==> flow/design.v <==
module processing_fsm(clock, reset, start_signal, size, done, 
                            buf_0_write_en, buf_1_write_en, error_buf_write_en,
                            buf_0_w_data, buf_1_w_data, error_mem_w_data,
                            buf_0_r_data, buf_1_r_data, error_mem_r_data,
                            buf_0_addr, buf_1_addr, error_mem_addr, buf_sel);
    input clock;
    input reset;
    input start_signal;
    input size;
    output reg done;
    output reg buf_0_write_en;
    output reg buf_1_write_en;
    output error_buf_write_en; 
    output reg [7:0] buf_0_w_data;
    output reg [7:0] buf_1_w_data;
    output [15:0] error_mem_w_data; 
    input  [7:0] buf_0_r_data;
    input  [7:0] buf_1_r_data;
    input  [15:0] error_mem_r_data; 
    output reg [15:0] buf_0_addr;
    output reg [15:0] buf_1_addr;
    output reg [15:0] error_mem_addr; 
    output reg buf_sel;
    assign error_buf_write_en = 1'b0;
    assign error_mem_w_data = 16'b0;
    parameter PIXEL_OFFSET = 1'b1, LINE_OFFSET = 9'd256, LINE_MAX = 8'd239, PIXELS_PER_LINE = 9'd256;
    parameter MAX_ADDRESS = 18'd61439;
    parameter
        WAIT              = 5'b00000,
        LOAD_MID_ERR      = 5'b00001,
        LOAD_BTM_ERR      = 5'b00010,
        CHECK_PACKET_ERR  = 5'b00011,
        NW_PIXEL          = 5'b00100,
        NORTH_PIXEL       = 5'b00101,
        NE_PIXEL          = 5'b00110,
        WEST_PIXEL        = 5'b00111,
        EAST_PIXEL        = 5'b01000,
        SW_PIXEL          = 5'b01001,
        SOUTH_PIXEL       = 5'b01010,
        SE_PIXEL          = 5'b01011,
        MEM_WAIT_1        = 5'b01100,
        MEM_WAIT_2        = 5'b01101,
        MEM_WAIT_3        = 5'b01110,
        SUM               = 5'b01111,
        WRITE_RESULT      = 5'b10000,
        DONE              = 5'b10001;
    reg [7:0] nw_pixel;
    reg [7:0] n_pixel;
    reg [7:0] ne_pixel;
    reg [7:0] w_pixel;
    reg [7:0] e_pixel;
    reg [7:0] sw_pixel;
    reg [7:0] s_pixel;
    reg [7:0] se_pixel;
    reg init;
    reg [15:0] pixel_address;
    reg [10:0] sum; 
    reg [15:0] err_buf_top;
    reg [15:0] err_buf_mid;
    reg [15:0] err_buf_btm;
    reg [1:0] channel_count;
    reg [5:0] pixel_count;
    reg [3:0] packet_count;
    reg [7:0] line_count;
    wire [5:0] pixel_max;
    wire [3:0] packet_max;
    reg at_top;
    reg at_bottom;
    reg at_left;
    reg at_right;
    reg error_line_offset_w;
    reg error_line_offset_e;
    reg [4:0] state;
    reg from_buf_ne;
    reg from_buf_n;
    reg from_buf_nw;
    reg from_buf_w;
    reg from_buf_e;
    reg from_buf_sw;
    reg from_buf_s;
    reg from_buf_se;
    wire [4:0] packet_w = {1'b0, packet_count} - error_line_offset_w;
    wire [4:0] packet_e = {1'b0, packet_count} + error_line_offset_e;
    wire top_err_w = packet_w[4] ? 1'b0 : err_buf_top[4'd15 - packet_w[3:0]];
    wire btm_err_w = packet_w[4] ? 1'b0 : err_buf_btm[4'd15 - packet_w[3:0]];
    wire btm_err_e = packet_e[4] ? 1'b0 : err_buf_btm[4'd15 - packet_e[3:0]];
    assign pixel_max =  (size == 2'b10) ? 63 :
                        (size == 2'b01) ? 31 :
                                          15 ;
    assign packet_max = (size == 2'b10) ? 3 :
                        (size == 2'b01) ? 7 :
                                         15 ;
    always @(posedge clock, negedge reset) begin
        if(!reset) begin
            at_top <= 0;
            at_bottom <= 0;
            at_left <= 0;
            at_right <= 0;
        end
        else begin
            case(state)
                CHECK_PACKET_ERR: begin
                    if (line_count == 0) begin
                        at_top <= 1'b1;
                        at_bottom <= 1'b0;
                    end
                    else if (line_count == 239) begin
                        at_top <= 1'b0;
                        at_bottom <= 1'b1;
                    end
                    else begin 
                        at_top <= 1'b0;
                        at_bottom <= 1'b0;
                    end
                    if (pixel_count == 0 && packet_count == 0) begin
                        at_left <= 1'b1; 
                        at_right <= 1'b0;
                    end 
                    else if (pixel_count == pixel_max && packet_count == packet_max) begin
                        at_left <= 1'b0; 
                        at_right <= 1'b1;
                    end
                    else begin
                        at_left <= 1'b0; 
                        at_right <= 1'b0;
                    end
                end
                default: begin
                    at_top <= at_top;
                    at_bottom <= at_bottom;
                    at_left <= at_left;
                    at_right <= at_right;
                end
            endcase
        end 
    end
    always @(posedge clock, negedge reset) begin
        if(!reset) begin
            error_line_offset_w <= 1'b0;
            error_line_offset_e <= 1'b0;
        end
        else begin
            case(state)
                CHECK_PACKET_ERR: begin
                    if (err_buf_mid[15-packet_count] == 1) begin
                        if (pixel_count == 0) begin
                            error_line_offset_w <= 1'b1;
                            error_line_offset_e <= 1'b0;
                        end
                        else if (pixel_count == pixel_max) begin
                            error_line_offset_e <= 1'b1;
                            error_line_offset_w <= 1'b0;
                        end
                        else begin
                            error_line_offset_w <= 1'b0;
                            error_line_offset_e <= 1'b0;
                        end
                    end
                    else begin
                        error_line_offset_w <= 1'b0;
                        error_line_offset_e <= 1'b0;
                    end
                end
                default: begin
                    error_line_offset_w <= error_line_offset_w;
                    error_line_offset_e <= error_line_offset_e;
                end
            endcase
        end
    end
    always @(posedge clock, negedge reset) begin
        if(!reset) begin
            pixel_address <= 0;
        end
        else begin
            case(state)
                WAIT: begin
                    pixel_address <= 0;
                end
                CHECK_PACKET_ERR: begin
                    pixel_address <= line_count * PIXELS_PER_LINE + 
                                     packet_count * (pixel_max + 1) + 
                                     pixel_count;
                end
                default: begin
                    pixel_address <= pixel_address;
                end
            endcase
        end 
    end
    always @(posedge clock, negedge reset) begin
        if(!reset) begin
            nw_pixel <= 0;
            n_pixel <= 0;
            ne_pixel <= 0;
            w_pixel <= 0;
            e_pixel <= 0;
            sw_pixel <= 0;
            s_pixel <= 0;
            se_pixel <= 0;
        end
        else begin
            case(state)
                WEST_PIXEL: begin
                    if (from_buf_nw) begin
                        nw_pixel <= buf_1_r_data;
                    end
                    else begin
                        nw_pixel <= buf_0_r_data;
                    end
                end
                EAST_PIXEL: begin
                    if (from_buf_n) begin
                        n_pixel <= buf_1_r_data;
                    end
                    else begin
                        n_pixel <= buf_0_r_data;
                    end
                end
                SW_PIXEL: begin
                    if (from_buf_ne) begin
                        ne_pixel <= buf_1_r_data;
                    end
                    else begin
                        ne_pixel <= buf_0_r_data;
                    end
                end
                SOUTH_PIXEL: begin
                    if (from_buf_w) begin
                        w_pixel <= buf_1_r_data;
                    end
                    else begin
                        w_pixel <= buf_0_r_data;
                    end
                end
                SE_PIXEL: begin
                    if (from_buf_e) begin
                        e_pixel <= buf_1_r_data;
                    end
                    else begin
                        e_pixel <= buf_0_r_data;
                    end
                end
                MEM_WAIT_1: begin
                    if (from_buf_sw) begin
                        sw_pixel <= buf_1_r_data;
                    end
                    else begin
                        sw_pixel <= buf_0_r_data;
                    end
                end
                MEM_WAIT_2: begin
                    if (from_buf_s) begin
                        s_pixel <= buf_1_r_data;
                    end
                    else begin
                        s_pixel <= buf_0_r_data;
                    end
                end
                MEM_WAIT_3: begin
                    if (from_buf_se) begin
                        se_pixel <= buf_1_r_data;
                    end
                    else begin
                        se_pixel <= buf_0_r_data;
                    end
                end
                default: begin
                    nw_pixel <= nw_pixel;
                    n_pixel <= n_pixel;
                    ne_pixel <= ne_pixel;
                    w_pixel <= w_pixel;
                    e_pixel <= e_pixel;
                    sw_pixel <= sw_pixel;
                    s_pixel <= s_pixel;
                    se_pixel <= se_pixel;
                end
            endcase
        end
    end
    always @(posedge clock, negedge reset) begin
        if(!reset) begin
            sum <= 0;
        end
        else begin
            case(state)
                SUM: begin
                    if (at_top && at_left) begin
                        sum <= (e_pixel + e_pixel + se_pixel + se_pixel + s_pixel + s_pixel + e_pixel + s_pixel) >> 3;
                    end
                    else if (at_top && at_right) begin
                        sum <= (w_pixel + w_pixel + sw_pixel + sw_pixel + s_pixel + s_pixel + w_pixel + s_pixel) >> 3;
                    end
                    else if (at_top) begin
                        sum <= (w_pixel + w_pixel + sw_pixel + s_pixel + s_pixel + se_pixel + e_pixel + e_pixel) >> 3;
                    end
                    else if (at_bottom && at_left) begin
                        sum <= (n_pixel + n_pixel + ne_pixel + ne_pixel + e_pixel + e_pixel + n_pixel + e_pixel) >> 3;
                    end
                    else if (at_bottom && at_right) begin
                        sum <= (w_pixel + w_pixel + nw_pixel + nw_pixel + n_pixel + n_pixel + w_pixel + n_pixel) >> 3;
                    end
                    else if (at_left) begin
                        sum <= (n_pixel + n_pixel + ne_pixel + e_pixel + e_pixel + se_pixel + s_pixel + s_pixel) >> 3;
                    end
                    else if (at_right) begin
                        sum <= (n_pixel + n_pixel + nw_pixel + w_pixel + w_pixel + sw_pixel + s_pixel + s_pixel) >> 3;
                    end
                    else if (at_bottom) begin
                        sum <= (w_pixel + nw_pixel + n_pixel + ne_pixel + e_pixel + w_pixel + n_pixel + e_pixel) >> 3; 
                    end
                    else begin
                        sum <= (nw_pixel + n_pixel + ne_pixel + w_pixel + e_pixel + sw_pixel + s_pixel + se_pixel) >> 3; 
                    end
                end
                default: begin
                    sum <= sum;
                end
            endcase
        end
    end
    always @(posedge clock, negedge reset) begin
        if(!reset) begin
            line_count <= 0;
            packet_count <= 0;
            pixel_count <= 0;
        end
        else begin
            case(state)
                WAIT: begin
                    pixel_count <= 0;
                    packet_count <= 0;
                    line_count <= 0;
                end
                CHECK_PACKET_ERR: begin
                    if(err_buf_mid[15-packet_count] == 1) begin
                        pixel_count <= pixel_count;
                        packet_count <= packet_count;
                        line_count <= line_count;
                    end
                    else begin
                        if (packet_count == packet_max) begin
                            if (line_count == LINE_MAX) begin
                                pixel_count <= 0;
                                packet_count <= 0;
                                line_count <= 0;
                            end
                            else begin
                                pixel_count <= 0;
                                packet_count <= 0;
                                line_count <= line_count + 1;
                            end
                        end
                        else begin
                            pixel_count <= 0;
                            packet_count <= packet_count + 1;
                            line_count <= line_count;
                        end
                    end
                end
                WRITE_RESULT: begin
                        if (pixel_count == pixel_max) begin
                            pixel_count <= 0;
                            if (packet_count == packet_max) begin
                                packet_count <= 0;
                                if(line_count == LINE_MAX) begin
                                    line_count <= 0;
                                end
                                else begin
                                    line_count <= line_count + 1;
                                end
                            end
                            else begin
                                packet_count <= packet_count + 1;
                                line_count <= line_count;
                            end
                        end
                        else begin
                            pixel_count <= pixel_count + 1;
                            packet_count <= packet_count;
                            line_count <= line_count;
                        end
                    end
                DONE: begin
                    line_count <= 0;
                    packet_count <= 0;
                    pixel_count <= 0;
                end
                default: begin
                    line_count <= line_count;
                    packet_count <= packet_count;
                    pixel_count <= pixel_count;
                end
            endcase
        end
    end
    always @(posedge clock, negedge reset)
    begin
        if(!reset) begin
            buf_0_w_data <= 0;
            buf_0_write_en <= 0;
            buf_1_w_data <= 0;
            buf_1_write_en <= 0;
        end
        else begin
            case(state)
                WRITE_RESULT: begin
                    if (buf_sel) begin
                        buf_1_w_data <= sum;
                        buf_1_write_en <= 1;
                    end
                    else begin
                        buf_0_w_data <= sum;
                        buf_0_write_en <= 1;
                    end
                end
                default: begin
                    buf_0_w_data <= buf_0_w_data;
                    buf_0_write_en <= 0;
                    buf_1_w_data <= buf_1_w_data;
                    buf_1_write_en <= 0;
                end
            endcase
        end
    end
    always @(posedge clock, negedge reset) begin
        if(!reset) begin
            buf_sel <= 0;
            done <= 0;
        end
        else begin
            case(state)
                DONE: begin
                    buf_sel <= ~buf_sel;
                    done <= 1;
                end
                default: begin
                    buf_sel <= buf_sel;
                    done <= 0;
                end
            endcase
        end
    end
    always @(posedge clock, negedge reset) begin
        if(!reset) begin
            buf_0_addr <= 16'b0;
            buf_1_addr <= 16'b0;
            from_buf_nw <= 1'b0;
            from_buf_n <= 1'b0;
            from_buf_ne <= 1'b0;
            from_buf_w <= 1'b0;
            from_buf_e <= 1'b0;
            from_buf_sw <= 1'b0;
            from_buf_s <= 1'b0;
            from_buf_se <= 1'b0;
        end
        else begin
            case(state)
                NW_PIXEL: begin
                    if (buf_sel == 0) begin
                        if (top_err_w) begin
                            buf_0_addr <= buf_0_addr;
                            buf_1_addr <= pixel_address - PIXEL_OFFSET - LINE_OFFSET;
                            from_buf_nw <= 1'b1;
                        end 
                        else begin
                            buf_0_addr <= pixel_address - PIXEL_OFFSET - LINE_OFFSET;
                            buf_1_addr <= buf_1_addr;
                            from_buf_nw <= 1'b0;
                        end
                    end
                    else begin
                        if (top_err_w) begin
                            buf_0_addr <= pixel_address - PIXEL_OFFSET - LINE_OFFSET;
                            buf_1_addr <= buf_1_addr;
                            from_buf_nw <= 1'b0;
                        end 
                        else begin
                            buf_1_addr <= pixel_address - PIXEL_OFFSET - LINE_OFFSET;
                            buf_0_addr <= buf_0_addr;
                            from_buf_nw <= 1'b1;
                        end
                    end
                end
                NORTH_PIXEL: begin
                    if (buf_sel == 0) begin
                        if (err_buf_top[15-packet_count]) begin
                            buf_1_addr <= pixel_address - LINE_OFFSET;
                            buf_0_addr <= buf_0_addr;
                            from_buf_n <= 1'b1;
                        end 
                        else begin
                            buf_0_addr <= pixel_address - LINE_OFFSET;
                            buf_1_addr <= buf_1_addr;
                            from_buf_n <= 1'b0;
                        end
                    end
                    else begin
                        if (err_buf_top[15-packet_count]) begin
                            buf_0_addr <= pixel_address - LINE_OFFSET;
                            buf_1_addr <= buf_1_addr;
                            from_buf_n <= 1'b0;
                        end 
                        else begin
                            buf_1_addr <= pixel_address - LINE_OFFSET;
                            buf_0_addr <= buf_0_addr;
                            from_buf_n <= 1'b1;
                        end
                    end
                end
                NE_PIXEL: begin
                    if (buf_sel == 0) begin
                        if (top_err_w) begin
                            buf_1_addr <= pixel_address + PIXEL_OFFSET - LINE_OFFSET;
                            buf_0_addr <= buf_0_addr;
                            from_buf_ne <= 1'b1;
                        end 
                        else begin
                            buf_0_addr <= pixel_address + PIXEL_OFFSET - LINE_OFFSET;
                            buf_1_addr <= buf_1_addr;
                            from_buf_ne <= 1'b0;
                        end
                    end
                    else begin
                        if (top_err_w) begin
                            buf_0_addr <= pixel_address + PIXEL_OFFSET - LINE_OFFSET;
                            buf_1_addr <= buf_1_addr;
                            from_buf_ne <= 1'b0;
                        end 
                        else begin
                            buf_1_addr <= pixel_address + PIXEL_OFFSET - LINE_OFFSET;
                            buf_0_addr <= buf_0_addr;
                            from_buf_ne <= 1'b1;
                        end
                    end
                end
                WEST_PIXEL: begin
                    if (buf_sel == 0) begin
                        buf_1_addr <= pixel_address - PIXEL_OFFSET;
                        buf_0_addr <= buf_0_addr;
                        from_buf_w <= 1'b1;
                    end
                    else begin
                        buf_0_addr <= pixel_address - PIXEL_OFFSET;
                        buf_1_addr <= buf_1_addr;
                        from_buf_w <= 1'b0;
                    end
                end
                EAST_PIXEL: begin
                    if (buf_sel == 0) begin
                        buf_1_addr <= pixel_address + PIXEL_OFFSET;
                        buf_0_addr <= buf_1_addr;
                        from_buf_e <= 1'b1;
                    end
                    else begin
                        buf_0_addr <= pixel_address + PIXEL_OFFSET;
                        buf_1_addr <= buf_1_addr;
                        from_buf_e <= 1'b0;
                    end
                end
                SW_PIXEL: begin
                    if (buf_sel == 0) begin
                        if (btm_err_w) begin
                            buf_1_addr <= pixel_address - PIXEL_OFFSET + LINE_OFFSET;
                            buf_0_addr <= buf_0_addr;
                            from_buf_sw <= 1'b1;
                        end 
                        else begin
                            buf_0_addr <= pixel_address - PIXEL_OFFSET + LINE_OFFSET;
                            buf_1_addr <= buf_1_addr;
                            from_buf_sw <= 1'b0;
                        end
                    end
                    else begin
                        if (btm_err_w) begin
                            buf_0_addr <= pixel_address - PIXEL_OFFSET + LINE_OFFSET;
                            buf_1_addr <= buf_1_addr;
                            from_buf_sw <= 1'b0;
                        end 
                        else begin
                            buf_1_addr <= pixel_address - PIXEL_OFFSET + LINE_OFFSET;
                            buf_0_addr <= buf_0_addr;
                            from_buf_sw <= 1'b1;
                        end
                    end
                end
                SOUTH_PIXEL: begin
                    if (buf_sel == 0) begin
                        if (err_buf_btm[15-packet_count]) begin
                            buf_1_addr <= pixel_address + LINE_OFFSET;
                            buf_0_addr <= buf_0_addr;
                            from_buf_s <= 1'b1;
                        end 
                        else begin
                            buf_0_addr <= pixel_address + LINE_OFFSET;
                            buf_1_addr <= buf_1_addr;
                            from_buf_s <= 1'b0;
                        end
                    end
                    else begin
                        if (err_buf_btm[15-packet_count]) begin
                            buf_0_addr <= pixel_address + LINE_OFFSET;
                            buf_1_addr <= buf_1_addr;
                            from_buf_s <= 1'b0;
                        end 
                        else begin
                            buf_1_addr <= pixel_address + LINE_OFFSET;
                            buf_0_addr <= buf_0_addr;
                            from_buf_s <= 1'b1;
                        end
                    end
                end
                SE_PIXEL: begin
                    if (buf_sel == 0) begin
                        if (btm_err_e) begin
                            buf_1_addr <= pixel_address + PIXEL_OFFSET + LINE_OFFSET;
                            buf_0_addr <= buf_0_addr;
                            from_buf_se <= 1'b1;
                        end 
                        else begin
                            buf_0_addr <= pixel_address + PIXEL_OFFSET + LINE_OFFSET;
                            buf_1_addr <= buf_1_addr;
                            from_buf_se <= 1'b0;
                        end
                    end
                    else begin
                        if (btm_err_e) begin
                            buf_0_addr <= pixel_address + PIXEL_OFFSET + LINE_OFFSET;
                            buf_1_addr <= buf_1_addr;
                            from_buf_se <= 1'b0;
                        end 
                        else begin
                            buf_1_addr <= pixel_address + PIXEL_OFFSET + LINE_OFFSET;
                            buf_0_addr <= buf_0_addr;
                            from_buf_se <= 1'b1;
                        end
                    end
                end
                default: begin
                    buf_0_addr <= buf_0_addr;
                    buf_1_addr <= buf_1_addr;
                    from_buf_nw <= from_buf_nw;
                    from_buf_n <= from_buf_n;
                    from_buf_ne <= from_buf_ne;
                    from_buf_w <= from_buf_w;
                    from_buf_e <= from_buf_e;
                    from_buf_sw <= from_buf_sw;
                    from_buf_s <= from_buf_s;
                    from_buf_se <= from_buf_se;
                end
            endcase
        end
    end
    always @(posedge clock, negedge reset)
    begin
        if(!reset) begin
            init <= 1'b1;
            err_buf_top <= 16'b0;
            err_buf_mid <= 16'b0;
            err_buf_btm <= 16'b0;
            error_mem_addr <= 16'b0;
        end
        else begin
            case(state)
                WAIT: begin
                    init <= 1'b1;
                    err_buf_top <= 16'b0;
                    err_buf_mid <= error_mem_r_data;
                    err_buf_btm <= 16'b0;
                    if (start_signal) begin
                        error_mem_addr <= 16'b1;
                    end
                    else begin
                        error_mem_addr <= 16'b0;
                    end
                end
                LOAD_MID_ERR: begin
                    init <= 1'b1;
                    err_buf_top <= err_buf_top;
                    err_buf_mid <= err_buf_mid;
                    err_buf_btm <= err_buf_btm;
                    error_mem_addr <= 16'b01;
                end
                LOAD_BTM_ERR: begin
                    init <= 1'b0;
                    if (init == 1'b1) begin
                        err_buf_top <= err_buf_top;
                        err_buf_mid <= err_buf_mid;
                        err_buf_btm <= err_buf_btm;
                        error_mem_addr <= error_mem_addr;
                    end
                    else begin
                        err_buf_top <= err_buf_mid;
                        err_buf_mid <= err_buf_btm;
                        err_buf_btm <= err_buf_btm;
                        error_mem_addr <= error_mem_addr;
                    end
                end
                CHECK_PACKET_ERR: begin
                    err_buf_top <= err_buf_top;
                    err_buf_mid <= err_buf_mid;
                    err_buf_btm <= error_mem_r_data;
                    error_mem_addr <= line_count + 1'b1;
                end
                default: begin
                    err_buf_top <= err_buf_top;
                    err_buf_mid <= err_buf_mid;
                    err_buf_btm <= err_buf_btm;
                    error_mem_addr <= error_mem_addr;
                end
            endcase
        end
    end
    always @ (posedge clock, negedge reset) begin
        if(!reset) begin
            state <= WAIT;
        end
        else begin
            case(state)
                WAIT: begin
                    if(start_signal) begin
                        state <= LOAD_MID_ERR;
                    end
                    else begin
                        state <= WAIT;
                    end
                end
                LOAD_MID_ERR: begin
                    state <= LOAD_BTM_ERR;
                end
                LOAD_BTM_ERR: begin
                    state <= CHECK_PACKET_ERR;
                end
                CHECK_PACKET_ERR: begin
                    if (err_buf_mid[15-packet_count] == 1'b1) begin
                        state <= NW_PIXEL;
                    end
                    else begin
                        if (packet_count == packet_max) begin
                            if (line_count == LINE_MAX) begin
                                state <= DONE;
                            end
                            else begin
                                state <= LOAD_BTM_ERR;
                            end
                        end
                        else begin
                            state <= CHECK_PACKET_ERR;
                        end
                    end
                end
                NW_PIXEL: begin
                    state <= NORTH_PIXEL;
                end
                NORTH_PIXEL: begin
                    state <= NE_PIXEL;
                end
                NE_PIXEL: begin
                    state <= WEST_PIXEL;
                end
                WEST_PIXEL: begin
                    state <= EAST_PIXEL;
                end 
                EAST_PIXEL: begin
                    state <= SW_PIXEL;
                end
                SW_PIXEL: begin
                    state <= SOUTH_PIXEL;
                end
                SOUTH_PIXEL: begin
                    state <= SE_PIXEL;
                end
                SE_PIXEL: begin
                    state <= MEM_WAIT_1;
                end
                MEM_WAIT_1: begin
                    state <= MEM_WAIT_2;
                end
                MEM_WAIT_2: begin
                    state <= MEM_WAIT_3;
                end
                MEM_WAIT_3: begin
                    state <= SUM;
                end
                SUM: begin
                    state <= WRITE_RESULT;
                end
                WRITE_RESULT: begin
                    if (pixel_count == pixel_max) begin
                        if (packet_count == packet_max) begin
                            if(line_count == LINE_MAX) begin
                                state <= DONE;
                            end
                            else begin
                                state <= LOAD_BTM_ERR;
                            end
                        end
                        else begin
                            state <= CHECK_PACKET_ERR;
                        end
                    end
                    else begin
                        state <= CHECK_PACKET_ERR;
                    end
                end
                DONE: begin
                    state <= WAIT;
                end 
            endcase
        end
    end
endmodule
Subject: tool reports on processing_fsm

Hi,

-- Step by step through the tools: processing_fsm
Tool output for the design above before and after an edit, in the order of the flow.
Lines under "original" count in the file above, lines under "edited" in the edited file.
"change": "edited" minus "original" as printed here. "relative change": 100 x difference / "original".
Operators carry their Yosys type and port widths (W data, S select, Z words).
Not given: --
- top: processing_fsm
- clock port: clock
- library: sky130hd
- corner: tt_025C_1v80

-- The edit
Unified diff, file above to edited file.
A script made this edit; it was not meant as an optimisation.
begin of diff
@@ -279,9 +279,6 @@
         end
     end
-    always @(posedge clock, negedge reset) begin
-        if(!reset) begin
-            sum <= 0;
-        end
-        else begin
+    always @(posedge clock) begin
+        begin
             case(state)
                 SUM: begin
end of diff

-- Elaborated design
Yosys after proc, flatten, opt, wreduce and memory -nomap, before mapping. Memory bits, and registers merged into a memory's read port (data or address), are not among the register bits. Print and check cells are not counted.
- bit counts (item ; original ; edited ; change ; relative change (%)):
    word-level cells ; 314 ; 314 ; 0 ; 0.00
    output and inout port bits ; 85 ; 85 ; 0 ; 0.00
    register bits ; 242 ; 242 ; 0 ; 0.00
- cells by class (item ; original ; edited ; change ; relative change (%)):
    shifts and indexed selects ; 6 ; 6 ; 0 ; 0.00
    $mul ; 1 ; 1 ; 0 ; 0.00
    equal/unequal tests ; 52 ; 52 ; 0 ; 0.00
    muxes and demuxes ; 110 ; 110 ; 0 ; 0.00
    reduce/logical cells ; 26 ; 26 ; 0 ; 0.00
    bitwise logic cells ; 1 ; 1 ; 0 ; 0.00
    $add $sub $neg ; 77 ; 77 ; 0 ; 0.00
Operator kinds equal on both sides are left out: 61.

-- Depth
Longest topological path by Yosys (ltp), each cell counted once; first at word level (registers and memories cut), then after technology mapping (sequential cells cut; the memories' decode and read muxes count).
- logic depth (item ; original ; edited ; change ; relative change (%)):
    depth in word-level cells ; 15 ; 15 ; 0 ; 0.00
    ABC_AREA ; 0 ; 0 ; -- ; --
    mapped depth ; 20 ; 20 ; 0 ; 0.00

-- Netlist
Source: synth_stat.txt of the flow (Yosys; design flattened, memories mapped). It holds for the ABC_AREA given above (unset counts as 0); a run with the other value may have another netlist.
- cells by type (type ; original ; edited ; change ; relative change (%)):
    sky130_fd_sc_hd__o21ai_0 ; 102 ; 124 ; +22 ; +21.57
    sky130_fd_sc_hd__nor3_1 ; 28 ; 43 ; +15 ; +53.57
    sky130_fd_sc_hd__buf_1 ; 15 ; 30 ; +15 ; +100.00
    sky130_fd_sc_hd__a211oi_1 ; 19 ; 7 ; -12 ; -63.16
    sky130_fd_sc_hd__o21a_1 ; 6 ; 15 ; +9 ; +150.00
    sky130_fd_sc_hd__dfrtp_1 ; 246 ; 238 ; -8 ; -3.25
    sky130_fd_sc_hd__nand2_1 ; 152 ; 160 ; +8 ; +5.26
    sky130_fd_sc_hd__edfxtp_1 ; 0 ; 8 ; +8 ; --
    sky130_fd_sc_hd__nor2_1 ; 151 ; 158 ; +7 ; +4.64
    sky130_fd_sc_hd__clkbuf_1 ; 89 ; 82 ; -7 ; -7.87
    sky130_fd_sc_hd__xnor2_1 ; 73 ; 66 ; -7 ; -9.59
    sky130_fd_sc_hd__xor2_1 ; 55 ; 48 ; -7 ; -12.73
    sky130_fd_sc_hd__a21oi_1 ; 148 ; 142 ; -6 ; -4.05
    sky130_fd_sc_hd__a31oi_1 ; 17 ; 11 ; -6 ; -35.29
    sky130_fd_sc_hd__nand3_1 ; 38 ; 43 ; +5 ; +13.16
    sky130_fd_sc_hd__buf_4 ; 30 ; 25 ; -5 ; -16.67
    sky130_fd_sc_hd__a221oi_1 ; 7 ; 2 ; -5 ; -71.43
    sky130_fd_sc_hd__o221ai_1 ; 4 ; 9 ; +5 ; +125.00
Cell types equal on both sides are left out: 18.
Not every row of either side is listed.
- synthesis totals (item ; original ; edited ; change ; relative change (%)):
    cells in the netlist ; 2352 ; 2395 ; +43 ; +1.83
    mapped flip-flops ; 248 ; 248 ; 0 ; 0.00
    cell area after synthesis (sq um) ; 23022.1 ; 23206.0 ; +183.9 ; +0.80
    area of sequential cells (sq um) ; 6208.5 ; 6248.5 ; +40.0 ; +0.64

-- Timing after synthesis
Path of least setup slack by OpenSTA after synthesis, without wires, with an ideal clock, recovery checks aside; 20% of the period is set as input and as output delay. Where synthesis merged equal registers, the netlist keeps one of their names.
- timing path post-synthesis (item ; original ; edited ; change ; relative change (%)):
    path type ; flip-flop to flip-flop ; flip-flop to flip-flop ; -- ; --
    from ; register w_pixel[3] ; register w_pixel[3] ; -- ; --
    to ; register sum[3] ; register sum[5] ; -- ; --
    time at the first pin (ps) ; 0 ; 0 ; 0 ; --
    arrival (ps) ; 4912 ; 4846 ; -66 ; -1.34
    stages on the path ; 16 ; 17 ; +1 ; +6.25
    slack (ps) ; 1963 ; 1882 ; -81 ; --
    data required time (ps) ; 6875 ; 6728 ; -147 ; -2.14
    path delay (ps) ; 5037 ; 5118 ; +81 ; +1.61
    clock period (ps) ; 7000 ; 7000 ; 0 ; 0.00
    setup time (ps) ; 125 ; 272 ; +147 ; --
    period reached after synthesis (ps) ; 5037 ; 5118 ; +81 ; +1.61
"path delay" = arrival - input delay + setup time.
"stages on the path" counts driving pins, that of a launching flip-flop among them; a cell with two outputs on the path counts twice.
"period reached after synthesis" is the clock period less the worst setup slack; recovery checks do not enter. This is arithmetic on one report: input and output delays are still those of the set period (20% each).
The rows between start and end are the longest chain of elaborated cells between them; the timing report does not say that the signal goes this way. Where chains are equally long, one stands for them.
Each line given opens the expression or statement behind the cell; cells for indexed reads and writes are added by Yosys, which also makes memories of some case tables.
A register here has more assigning lines than the two given.
Between the ends, post-synthesis, original:
- path through: sky130_fd_sc_hd__dfrtp_1 -> sky130_fd_sc_hd__inv_1 -> sky130_fd_sc_hd__fa_1 -> sky130_fd_sc_hd__inv_1 -> sky130_fd_sc_hd__fa_1 -> sky130_fd_sc_hd__fa_1 -> sky130_fd_sc_hd__inv_1 -> sky130_fd_sc_hd__fa_1 -> sky130_fd_sc_hd__inv_1 -> sky130_fd_sc_hd__fa_1 -> sky130_fd_sc_hd__a21o_1 -> sky130_fd_sc_hd__a21oi_1 -> sky130_fd_sc_hd__xnor2_1 -> sky130_fd_sc_hd__mux4_2 -> sky130_fd_sc_hd__mux4_2 -> sky130_fd_sc_hd__mux2_2
- noted cells in the longest elaborated chain: 15
- ends and longest elaborated chain, post-synthesis, original (item ; line ; text):
    start, declared ; 50 ; reg [7:0] w_pixel;
    start, assigned ; 230 ; w_pixel <= buf_1_r_data;
    start, assigned ; 233 ; w_pixel <= buf_0_r_data;
    $add A8 B8 Y9 ; 310 ; sum <= (w_pixel + nw_pixel + n_pixel + ne_pixel + e_pixel + w_pixel + n_pixel + e_pixel) >> 3;
    $add A9 B8 Y10 ; 310 ;
    $add A10 B8 Y11 ; 310 ;
    $add A11 B8 Y11 (4 in a row) ; 310 ;
    $mux W8 ; 309 ; else if (at_bottom) begin
    $mux W8 ; 306 ; else if (at_right) begin
    $mux W8 ; 303 ; else if (at_left) begin
    $mux W8 ; 300 ; else if (at_bottom && at_right) begin
    $mux W8 ; 297 ; else if (at_bottom && at_left) begin
    $mux W8 ; 294 ; else if (at_top) begin
    $mux W8 ; 291 ; else if (at_top && at_right) begin
    $mux W8 ; 288 ; if (at_top && at_left) begin
    end, assigned ; 289 ; sum <= (e_pixel + e_pixel + se_pixel + se_pixel + s_pixel + s_pixel + e_pixel + s_pixel) >> 3;
    end, assigned ; 292 ; sum <= (w_pixel + w_pixel + sw_pixel + sw_pixel + s_pixel + s_pixel + w_pixel + s_pixel) >> 3;
Between the ends, post-synthesis, edited:
- path through: sky130_fd_sc_hd__dfrtp_1 -> sky130_fd_sc_hd__inv_1 -> sky130_fd_sc_hd__fa_1 -> sky130_fd_sc_hd__inv_1 -> sky130_fd_sc_hd__fa_1 -> sky130_fd_sc_hd__fa_1 -> sky130_fd_sc_hd__inv_1 -> sky130_fd_sc_hd__fa_1 -> sky130_fd_sc_hd__inv_1 -> sky130_fd_sc_hd__fa_1 -> sky130_fd_sc_hd__a21o_1 -> sky130_fd_sc_hd__a21oi_1 -> sky130_fd_sc_hd__nor2b_1 -> sky130_fd_sc_hd__o21ai_0 -> sky130_fd_sc_hd__a21boi_0 -> sky130_fd_sc_hd__mux4_2 -> sky130_fd_sc_hd__mux4_2
- noted cells in the longest elaborated chain: 15
- ends and longest elaborated chain, post-synthesis, edited (item ; line ; text):
    start, declared ; 50 ; reg [7:0] w_pixel;
    start, assigned ; 230 ; w_pixel <= buf_1_r_data;
    start, assigned ; 233 ; w_pixel <= buf_0_r_data;
    $add A8 B8 Y9 ; 307 ; sum <= (w_pixel + nw_pixel + n_pixel + ne_pixel + e_pixel + w_pixel + n_pixel + e_pixel) >> 3;
    $add A9 B8 Y10 ; 307 ;
    $add A10 B8 Y11 ; 307 ;
    $add A11 B8 Y11 (4 in a row) ; 307 ;
    $mux W8 ; 306 ; else if (at_bottom) begin
    $mux W8 ; 303 ; else if (at_right) begin
    $mux W8 ; 300 ; else if (at_left) begin
    $mux W8 ; 297 ; else if (at_bottom && at_right) begin
    $mux W8 ; 294 ; else if (at_bottom && at_left) begin
    $mux W8 ; 291 ; else if (at_top) begin
    $mux W8 ; 288 ; else if (at_top && at_right) begin
    $mux W8 ; 285 ; if (at_top && at_left) begin
    end, assigned ; 286 ; sum <= (e_pixel + e_pixel + se_pixel + se_pixel + s_pixel + s_pixel + e_pixel + s_pixel) >> 3;
    end, assigned ; 289 ; sum <= (w_pixel + w_pixel + sw_pixel + sw_pixel + s_pixel + s_pixel + w_pixel + s_pixel) >> 3;

-- Worst path after layout
Path of least setup slack in the final report of the runs of set A (OpenROAD, finished layout, wires in). Where an end is a register, its clock arrival counts in the times.
The report prints the path's times to 10 ps; the period is as set.
- timing path post-layout (item ; original ; edited ; change ; relative change (%)):
    path type ; flip-flop to flip-flop ; flip-flop to flip-flop ; -- ; --
    from ; register ne_pixel[2] ; register ne_pixel[3] ; -- ; --
    to ; register sum[3] ; register sum[5] ; -- ; --
    arrival (ps) ; 5740 ; 5480 ; -260 ; -4.53
    data required time (ps) ; 6000 ; 5810 ; -190 ; -3.17
    clock period (ps) ; 5510 ; 5510 ; 0 ; 0.00
    setup time (ps) ; 110 ; 260 ; +150 ; --
    time at the first pin (ps) ; 610 ; 560 ; -50 ; -8.20
    slack (ps) ; 260 ; 330 ; +70 ; --
    stages on the path ; 16 ; 17 ; +1 ; +6.25
The rows between start and end are the longest chain of elaborated cells between them; the timing report does not say that the signal goes this way. Where chains are equally long, one stands for them.
A register here has more assigning lines than the two given.
Between the ends, post-layout, original:
- path through: sky130_fd_sc_hd__dfrtp_1 -> sky130_fd_sc_hd__inv_1 -> sky130_fd_sc_hd__fa_1 -> sky130_fd_sc_hd__inv_1 -> sky130_fd_sc_hd__fa_1 -> sky130_fd_sc_hd__fa_1 -> sky130_fd_sc_hd__inv_1 -> sky130_fd_sc_hd__fa_1 -> sky130_fd_sc_hd__nor2_1 -> sky130_fd_sc_hd__fa_1 -> sky130_fd_sc_hd__a21o_1 -> sky130_fd_sc_hd__a21oi_1 -> sky130_fd_sc_hd__xnor2_1 -> sky130_fd_sc_hd__mux4_2 -> sky130_fd_sc_hd__mux4_2 -> sky130_fd_sc_hd__mux2_2
- noted cells in the longest elaborated chain: 14
- ends and longest elaborated chain, post-layout, original (item ; line ; text):
    start, declared ; 49 ; reg [7:0] ne_pixel;
    start, assigned ; 222 ; ne_pixel <= buf_1_r_data;
    start, assigned ; 225 ; ne_pixel <= buf_0_r_data;
    $add A9 B8 Y10 ; 313 ; sum <= (nw_pixel + n_pixel + ne_pixel + w_pixel + e_pixel + sw_pixel + s_pixel + se_pixel) >> 3;
    $add A10 B8 Y11 ; 313 ;
    $add A11 B8 Y11 (4 in a row) ; 313 ;
    $mux W8 ; 309 ; else if (at_bottom) begin
    $mux W8 ; 306 ; else if (at_right) begin
    $mux W8 ; 303 ; else if (at_left) begin
    $mux W8 ; 300 ; else if (at_bottom && at_right) begin
    $mux W8 ; 297 ; else if (at_bottom && at_left) begin
    $mux W8 ; 294 ; else if (at_top) begin
    $mux W8 ; 291 ; else if (at_top && at_right) begin
    $mux W8 ; 288 ; if (at_top && at_left) begin
    end, assigned ; 289 ; sum <= (e_pixel + e_pixel + se_pixel + se_pixel + s_pixel + s_pixel + e_pixel + s_pixel) >> 3;
    end, assigned ; 292 ; sum <= (w_pixel + w_pixel + sw_pixel + sw_pixel + s_pixel + s_pixel + w_pixel + s_pixel) >> 3;
Between the ends, post-layout, edited:
- path through: sky130_fd_sc_hd__dfrtp_1 -> sky130_fd_sc_hd__inv_1 -> sky130_fd_sc_hd__fa_1 -> sky130_fd_sc_hd__inv_1 -> sky130_fd_sc_hd__fa_1 -> sky130_fd_sc_hd__fa_1 -> sky130_fd_sc_hd__inv_1 -> sky130_fd_sc_hd__fa_1 -> sky130_fd_sc_hd__inv_1 -> sky130_fd_sc_hd__fa_1 -> sky130_fd_sc_hd__a21o_1 -> sky130_fd_sc_hd__a21oi_2 -> sky130_fd_sc_hd__nor2b_1 -> sky130_fd_sc_hd__o21ai_0 -> sky130_fd_sc_hd__a21boi_0 -> sky130_fd_sc_hd__mux4_2 -> sky130_fd_sc_hd__mux4_2
- noted cells in the longest elaborated chain: 14
- ends and longest elaborated chain, post-layout, edited (item ; line ; text):
    start, declared ; 49 ; reg [7:0] ne_pixel;
    start, assigned ; 222 ; ne_pixel <= buf_1_r_data;
    start, assigned ; 225 ; ne_pixel <= buf_0_r_data;
    $add A9 B8 Y10 ; 310 ; sum <= (nw_pixel + n_pixel + ne_pixel + w_pixel + e_pixel + sw_pixel + s_pixel + se_pixel) >> 3;
    $add A10 B8 Y11 ; 310 ;
    $add A11 B8 Y11 (4 in a row) ; 310 ;
    $mux W8 ; 306 ; else if (at_bottom) begin
    $mux W8 ; 303 ; else if (at_right) begin
    $mux W8 ; 300 ; else if (at_left) begin
    $mux W8 ; 297 ; else if (at_bottom && at_right) begin
    $mux W8 ; 294 ; else if (at_bottom && at_left) begin
    $mux W8 ; 291 ; else if (at_top) begin
    $mux W8 ; 288 ; else if (at_top && at_right) begin
    $mux W8 ; 285 ; if (at_top && at_left) begin
    end, assigned ; 286 ; sum <= (e_pixel + e_pixel + se_pixel + se_pixel + s_pixel + s_pixel + e_pixel + s_pixel) >> 3;
    end, assigned ; 289 ; sum <= (w_pixel + w_pixel + sw_pixel + sw_pixel + s_pixel + s_pixel + w_pixel + s_pixel) >> 3;

-- Layout results
Both versions went through the flow (Yosys, OpenROAD) with the same settings in each pair. Constraints: input delay and output delay 20% of the set period each, output load 0.01 pF.
Settings, set A:
- CORE_UTILIZATION at 40
- noted period_ns: 5.51
- noted CAP_MARGIN: 20
- noted CORE_MARGIN: 2
- SLEW_MARGIN at 20
- measured results, set A (item ; original ; edited ; change ; relative change (%)):
    area inside the die boundary (sq um) ; 59489.6 ; 59958.9 ; +469.3 ; +0.79
    cell area after synthesis (sq um) ; 23022.1 ; 23206.0 ; +183.9 ; +0.80
    lowest setup slack (ps) ; 258 ; 333 ; +75 ; --
    std-cell area (final layout) (sq um) ; 25848.5 ; 26175.1 ; +326.6 ; +1.26
    final utilization ; 0.457 ; 0.455 ; -0.002 ; --
    setup total negative slack (ps) ; 0 ; 0 ; 0 ; --
    achieved clock period (ps) ; 5252 ; 5177 ; -75 ; -1.43
Settings, set B:
- noted CORE_MARGIN: 7
- CORE_UTILIZATION at 38
- GPL_TIMING_DRIVEN: 0
- MIN_ROUTING_LAYER: met2
- PLACE_DENSITY_LB_ADDON: 0.09
- noted SETUP_SLACK_MARGIN: 0.51
- TNS_END_PERCENT: 10
- noted period_ns: 5.45
- noted CAP_MARGIN: 20
- SLEW_MARGIN at 20
- measured results, set B (item ; original ; edited ; change ; relative change (%)):
    area inside the die boundary (sq um) ; 67672.8 ; 68183.7 ; +510.9 ; +0.75
    cell area after synthesis (sq um) ; 23022.1 ; 23206.0 ; +183.9 ; +0.80
    lowest setup slack (ps) ; 489 ; 359 ; -130 ; --
    std-cell area (final layout) (sq um) ; 26600.5 ; 26813.2 ; +212.7 ; +0.80
    final utilization ; 0.442 ; 0.444 ; +0.002 ; --
    setup total negative slack (ps) ; 0 ; 0 ; 0 ; --
    final worst hold slack (ps) ; 370 ; 371 ; +1 ; --
    achieved clock period (ps) ; 4961 ; 5091 ; +130 ; +2.62
"achieved clock period" is the run's clock period less its worst setup slack. It is reckoned from that one timing run; input and output delays stay at 20% of the period that was set.

Regards
